==> flow/design.v <==
`timescale 1ns/1ps
module fir(
	input			clk_100k,
	input			rst_n,
	input 	signed [8:0]	samp_in,
	output 	signed [8:0]	fir_out	
);
wire	signed [15:0]	b[0:20];
reg	signed [8:0]	samp[0:20]; 
wire signed [24:0]	mult[0:20];
wire signed [33:0]	sum;
assign b[0] = 16'h0312;
assign b[1] = 16'h03F8;
assign b[2] = 16'h0694;
assign b[3] = 16'h0AAD;
assign b[4] = 16'h0FE6;
assign b[5] = 16'h15BC;
assign b[6] = 16'h1B9F;
assign b[7] = 16'h20F9;
assign b[8] = 16'h2539;
assign b[9] = 16'h27F6;
assign b[10] = 16'h28E9;
assign b[11] = 16'h27F6;
assign b[12] = 16'h2539;
assign b[13] = 16'h20F9;
assign b[14] = 16'h1B9F;
assign b[15] = 16'h15BC;
assign b[16] = 16'h0FE6;
assign b[17] = 16'h0AAD;
assign b[18] = 16'h0694;
assign b[19] = 16'h03F8;
assign b[20] = 16'h0312;
integer i;
always @(posedge clk_100k or negedge rst_n) begin
	if(!rst_n) begin
		for(i=20;i>=0;i=i-1)begin
			samp[i] <= 0;
		end
	end
	else begin  
		for(i=20;i>0;i=i-1)begin
			samp[i] <= samp[i-1];
		end
		samp[0] <= samp_in;
	end
end
genvar j;
for(j=0;j<=20;j=j+1)begin
	assign mult[j] = $signed(samp[j])*$signed(b[j]);
end
assign sum = mult[0]+mult[1]+mult[2]+mult[3]+mult[4]+mult[5]+mult[6]+mult[7]+mult[8]+mult[9]+mult[10]+mult[11]+mult[12]+mult[13]+mult[14]+mult[15]+mult[16]+mult[17]+mult[18]+mult[19]+mult[20];
assign fir_out = sum[24:16];
endmodule
# == Step by step through the tools: fir ==
# The steps from the RTL of fir to its reports follow in flow order.
# Lines are those of the file above, counted from 1.
# Library cell names are shortened.
# A cell with -- has no value.
# design
top_module,fir
clk_port,clk_100k
library,sky130hd
corner,tt_025C_1v80

# == Word level ==
# Source: Yosys, flattened and elaborated. Widths are those after wreduce; folded enables and synchronous resets count as part of the registers. Registers that Yosys merges into a memory's read port (data or address) are not register bits. Print and check cells do not count. Equal cells are merged and count once.
# word_totals
register_bits,189
input_bits,11
output_inout_bits,9
wordCells,62
# classes
add_sub_neg,20
mul,21
# ops
op,count
multiplier 9 x 15 -> 24 bit (second input constant),5
multiplier 9 x 14 -> 23 bit (second input constant),4
multiplier 9 x 12 -> 21 bit (second input constant),4
multiplier 9 x 10 -> 19 bit (second input constant),4
multiplier 9 x 13 -> 22 bit (second input constant),2
multiplier 9 x 8 -> 17 bit (second input constant),2
adder 25 x 24 -> 25 bit,7
adder 25 x 23 -> 25 bit,3
adder 25 x 22 -> 25 bit,2
adder 24 x 23 -> 25 bit,1
adder 25 x 20 -> 25 bit,1
adder 25 x 21 -> 25 bit,1
adder 25 bit,1
adder 23 x 22 -> 24 bit,1
adder 22 x 22 -> 23 bit,1
adder 21 x 21 -> 22 bit,1
adder 20 x 20 -> 21 bit,1

# == Logic depth ==
# Depth = most cells in a row (Yosys ltp): at word level without a register or memory, in the mapped netlist without a sequential cell, where the memories' decode and read muxes count.
# depth
depth_word,21
ABC_AREA,0
depth_mapped,43
ltp_nobuf,43

# == Netlist ==
# Yosys stat after the flow's synthesis: flattened, memories mapped to cells. It holds for the ABC_AREA given above (unset counts as 0); a run with the other value may have another netlist.
# by_type
type,count,type_area_um2
fa_1,1108,2.22E+04
ha_1,1175,14701.6
inv_1,1579,5.93E+03
dfrtp_1,189,4.73E+03
xnor2_1,118,1.03E+03
xor2_1,87,761.981
a21oi_1,127,635.61
a21o_1,58,435.418
nor2_1,85,319.056
o21ai_0,54,270.259
o21a_1,30,225.216
nand2_1,58,217.709
or2_2,27,168.912
a211oi_1,18,135.13
o21bai_1,18,135.13
nand2b_1,21,131.376
nand3_1,26,130.125
nor2b_1,20,125.12
# Other cell types: 53; their cells: 180.
# synth_totals
cells,4978
synth_area_um2,53630.2
seqArea_um2,4729.5
flip_flops,189
n_buf,6

# == Timing after synthesis ==
# Path of least setup slack by OpenSTA after synthesis, without wires, with an ideal clock, recovery checks aside; 20% of the period is set as input and as output delay. Where synthesis merged equal registers, the netlist keeps one of their names.
# synth_path
path_kind,register to output
from,register samp[9][0]
to,output port fir_out[8]
period_ns,16.0
output_delay_ns,3.200
t_first_pin_ns,0.000
t_arrival_ns,11.532
t_required_ns,12.800
slack_ns,1.268
delay_ns,11.532
stages,42
n_path_buf,0
period_less_setup_slack_ns,14.732
# "delay_ns" = arrival - input delay + setup time.
# At an output port there is no setup time.
# "stages": output pins that drive a net of the path, with the launching flip-flop's if there is one; two outputs of one cell count as two.
# "period_less_setup_slack_ns" = period - worst setup slack (recovery checks aside). The figure is calculated, with input and output delays left at 20% of the set period.
# The rows between start and end are the longest chain of elaborated cells between them; the timing report does not say that the signal goes this way. Where chains are equally long, one stands for them.
# A line is the first line of the expression or statement that the cell stems from. Yosys adds cells for indexed reads and writes and turns some case tables into memories.
# synth_between
path_cell_list,dfrtp_1 > fa_1 > fa_1 > ha_1 > inv_1 > fa_1 > inv_1 > ha_1 > ha_1 > fa_1 > a21o_1 > a21oi_1 > o21bai_1 > a31o_2 > a21oi_1 > nor4bb_1 > a211oi_1 > fa_1 > [... 6 more ...] > fa_1 > inv_1 > fa_1 > fa_1 > inv_1 > fa_1 > inv_1 > fa_1 > inv_1 > fa_1 > ha_1 > ha_1 > a21o_1 > a21o_1 > a211o_1 > a41oi_1 > o21ai_1 > xnor2_1
elab_chain_cells,13
cells_between,13
lines_between,2
cone_classes,add/sub: 12; mul: 1
# synth_rtl
element,line,text
"start, declared",9,reg signed [8:0] samp[0:20];
"start, assigned",37,samp[i] <= 0;
"start, assigned",42,samp[i] <= samp[i-1];
multiplier 9 x 14 -> 23 bit,49,assign mult[j] = $signed(samp[j])*$signed(b[j]);
adder 25 x 24 -> 25 bit x5,51,assign sum = mult[0]+mult[1]+mult[2]+mult[3]+mult[4]+mult[5]+mult[6]+mult[7]+mult[8]+mult[9]+mult[10]+mult[11] ...
adder 25 x 23 -> 25 bit x2,51,
adder 25 x 22 -> 25 bit x2,51,
adder 25 x 21 -> 25 bit,51,
adder 25 x 20 -> 25 bit,51,
adder 25 bit,51,
"end, declared",6,output signed [8:0] fir_out

# == Timing after layout ==
# Path of least setup slack in the final report of run A (OpenROAD, finished layout, wires in). Where an end is a register, its clock arrival counts in the times.
# layout_path
path_kind,register to output
from,register samp[11][0]
to,output port fir_out[8]
period_ns,15.8
output_delay_ns,3.16
t_first_pin_ns,0.52
t_arrival_ns,12.33
t_required_ns,12.64
slack_ns,0.31
stages,41
n_path_buf,5
# The rows between start and end are the longest chain of elaborated cells between them; the timing report does not say that the signal goes this way. Where chains are equally long, one stands for them.
# layout_between
path_cell_list,dfrtp_1 > fa_2 > buf_6 > fa_1 > inv_1 > fa_1 > inv_1 > fa_1 > ha_4 > ha_4 > a21o_1 > a2111oi_4 > buf_4 > o21ai_4 > nand3_2 > nand2_2 > xnor2_2 > fa_1 > [... 5 more ...] > inv_2 > fa_1 > fa_1 > fa_1 > fa_1 > inv_2 > fa_1 > ha_4 > ha_4 > a21o_1 > a21o_1 > a211o_1 > a41oi_2 > buf_6 > buf_6 > o21ai_1 > xnor2_1 > buf_2
elab_chain_cells,11
cells_between,11
lines_between,2
cone_classes,add/sub: 10; mul: 1
# layout_rtl
element,line,text
"start, declared",9,reg signed [8:0] samp[0:20];
"start, assigned",37,samp[i] <= 0;
"start, assigned",42,samp[i] <= samp[i-1];
multiplier 9 x 14 -> 23 bit,49,assign mult[j] = $signed(samp[j])*$signed(b[j]);
adder 25 x 24 -> 25 bit x3,51,assign sum = mult[0]+mult[1]+mult[2]+mult[3]+mult[4]+mult[5]+mult[6]+mult[7]+mult[8]+mult[9]+mult[10]+mult[11] ...
adder 25 x 23 -> 25 bit x2,51,
adder 25 x 22 -> 25 bit x2,51,
adder 25 x 21 -> 25 bit,51,
adder 25 x 20 -> 25 bit,51,
adder 25 bit,51,
"end, declared",6,output signed [8:0] fir_out

# Flow runs of fir

Stored flow runs of fir (3 of them; Yosys, OpenROAD, sky130hd). They differ in their settings and are not a sequence. Constraints: input delay and output delay 20% of the set period each, output load 0.01 pF.
"timing.achieved_period_ns" = clock period - worst setup slack. The figure is calculated, with input and output delays left at 20% of the set period.

Run A, flow files:
==> flow/run.sh <==
#!/bin/bash
# the make line also repeats the synthesis and layout settings of config.mk as NAME=value (left out here)
make -C /OpenROAD-flow-scripts/flow DESIGN_CONFIG=/design/flow/config.mk WORK_HOME=/design/flow/orfs CLKGATE_MAP_FILE= finish
==> flow/config.mk <==
export PLATFORM = sky130hd
export DESIGN_NAME = fir
export DESIGN_NICKNAME = fir
export VERILOG_FILES = /design/flow/design.v
export SDC_FILE = /design/flow/constraint.sdc
export NUM_CORES = 4
export LEC_CHECK = 0
export CAP_MARGIN = 20
export CORE_MARGIN = 2
export CORE_UTILIZATION = 40
export SLEW_MARGIN = 20
==> flow/constraint.sdc <==
create_clock -name core_clock -period 15.8 [get_ports {clk_100k}]
set_input_delay 3.1600 -clock core_clock [delete_from_list [all_inputs] [get_ports {clk_100k}]]
set_output_delay 3.1600 -clock core_clock [all_outputs]
set_load 0.01 [all_outputs]

==> results of run A, as CSV <==
result,value
post_synth_area_um2,53630.2
final_die_area_um2,137022.0
layout_stdcell_area_um2,58247.1
ws_setup_ns,0.312
total_negative_slack_ns,0.000
ws_hold_ns,0.475
timing.achieved_period_ns,15.488

Run B, flow files:
==> flow/run.sh <==
#!/bin/bash
# the make line also repeats the synthesis and layout settings of config.mk as NAME=value (left out here)
make -C /OpenROAD-flow-scripts/flow DESIGN_CONFIG=/design/flow/config.mk WORK_HOME=/design/flow/orfs CLKGATE_MAP_FILE= finish
==> flow/config.mk <==
export PLATFORM = sky130hd
export DESIGN_NAME = fir
export DESIGN_NICKNAME = fir
export VERILOG_FILES = /design/flow/design.v
export SDC_FILE = /design/flow/constraint.sdc
export NUM_CORES = 4
export LEC_CHECK = 0
export CAP_MARGIN = 0
export CELL_PAD_IN_SITES_DETAIL_PLACEMENT = 1
export CELL_PAD_IN_SITES_GLOBAL_PLACEMENT = 2
export CORE_ASPECT_RATIO = 0.6
export CORE_MARGIN = 8
export CORE_UTILIZATION = 72
export CTS_CLUSTER_DIAMETER = 52
export CTS_CLUSTER_SIZE = 87
export GPL_ROUTABILITY_DRIVEN = 1
export MAX_ROUTING_LAYER = met4
export MIN_ROUTING_LAYER = met2
export PLACE_DENSITY_LB_ADDON = 0.21
export SLEW_MARGIN = 20
export TNS_END_PERCENT = 35
==> flow/constraint.sdc <==
create_clock -name core_clock -period 10.1 [get_ports {clk_100k}]
set_input_delay 2.0200 -clock core_clock [delete_from_list [all_inputs] [get_ports {clk_100k}]]
set_output_delay 2.0200 -clock core_clock [all_outputs]
set_load 0.01 [all_outputs]

Run B: incomplete, placement halted on FLW-0024

Run C, flow files:
==> flow/run.sh <==
#!/bin/bash
# the make line also repeats the synthesis and layout settings of config.mk as NAME=value (left out here)
make -C /OpenROAD-flow-scripts/flow DESIGN_CONFIG=/design/flow/config.mk WORK_HOME=/design/flow/orfs CLKGATE_MAP_FILE= finish
==> flow/config.mk <==
export PLATFORM = sky130hd
export DESIGN_NAME = fir
export DESIGN_NICKNAME = fir
export VERILOG_FILES = /design/flow/design.v
export SDC_FILE = /design/flow/constraint.sdc
export NUM_CORES = 4
export LEC_CHECK = 0
export CAP_MARGIN = 20
export CELL_PAD_IN_SITES_GLOBAL_PLACEMENT = 1
export CORE_ASPECT_RATIO = 1.47
export CORE_MARGIN = 2
export CORE_UTILIZATION = 72
export GPL_ROUTABILITY_DRIVEN = 1
export MIN_ROUTING_LAYER = met2
export PLACE_DENSITY_LB_ADDON = 0.21
export SLEW_MARGIN = 20
==> flow/constraint.sdc <==
create_clock -name core_clock -period 19.7 [get_ports {clk_100k}]
set_input_delay 3.9400 -clock core_clock [delete_from_list [all_inputs] [get_ports {clk_100k}]]
set_output_delay 3.9400 -clock core_clock [all_outputs]
set_load 0.01 [all_outputs]

==> results of run C, as CSV <==
result,value
post_synth_area_um2,53630.2
final_die_area_um2,76725.6
layout_stdcell_area_um2,55723.4
ws_setup_ns,1.630
total_negative_slack_ns,0.000
ws_hold_ns,0.506
timing.achieved_period_ns,18.070
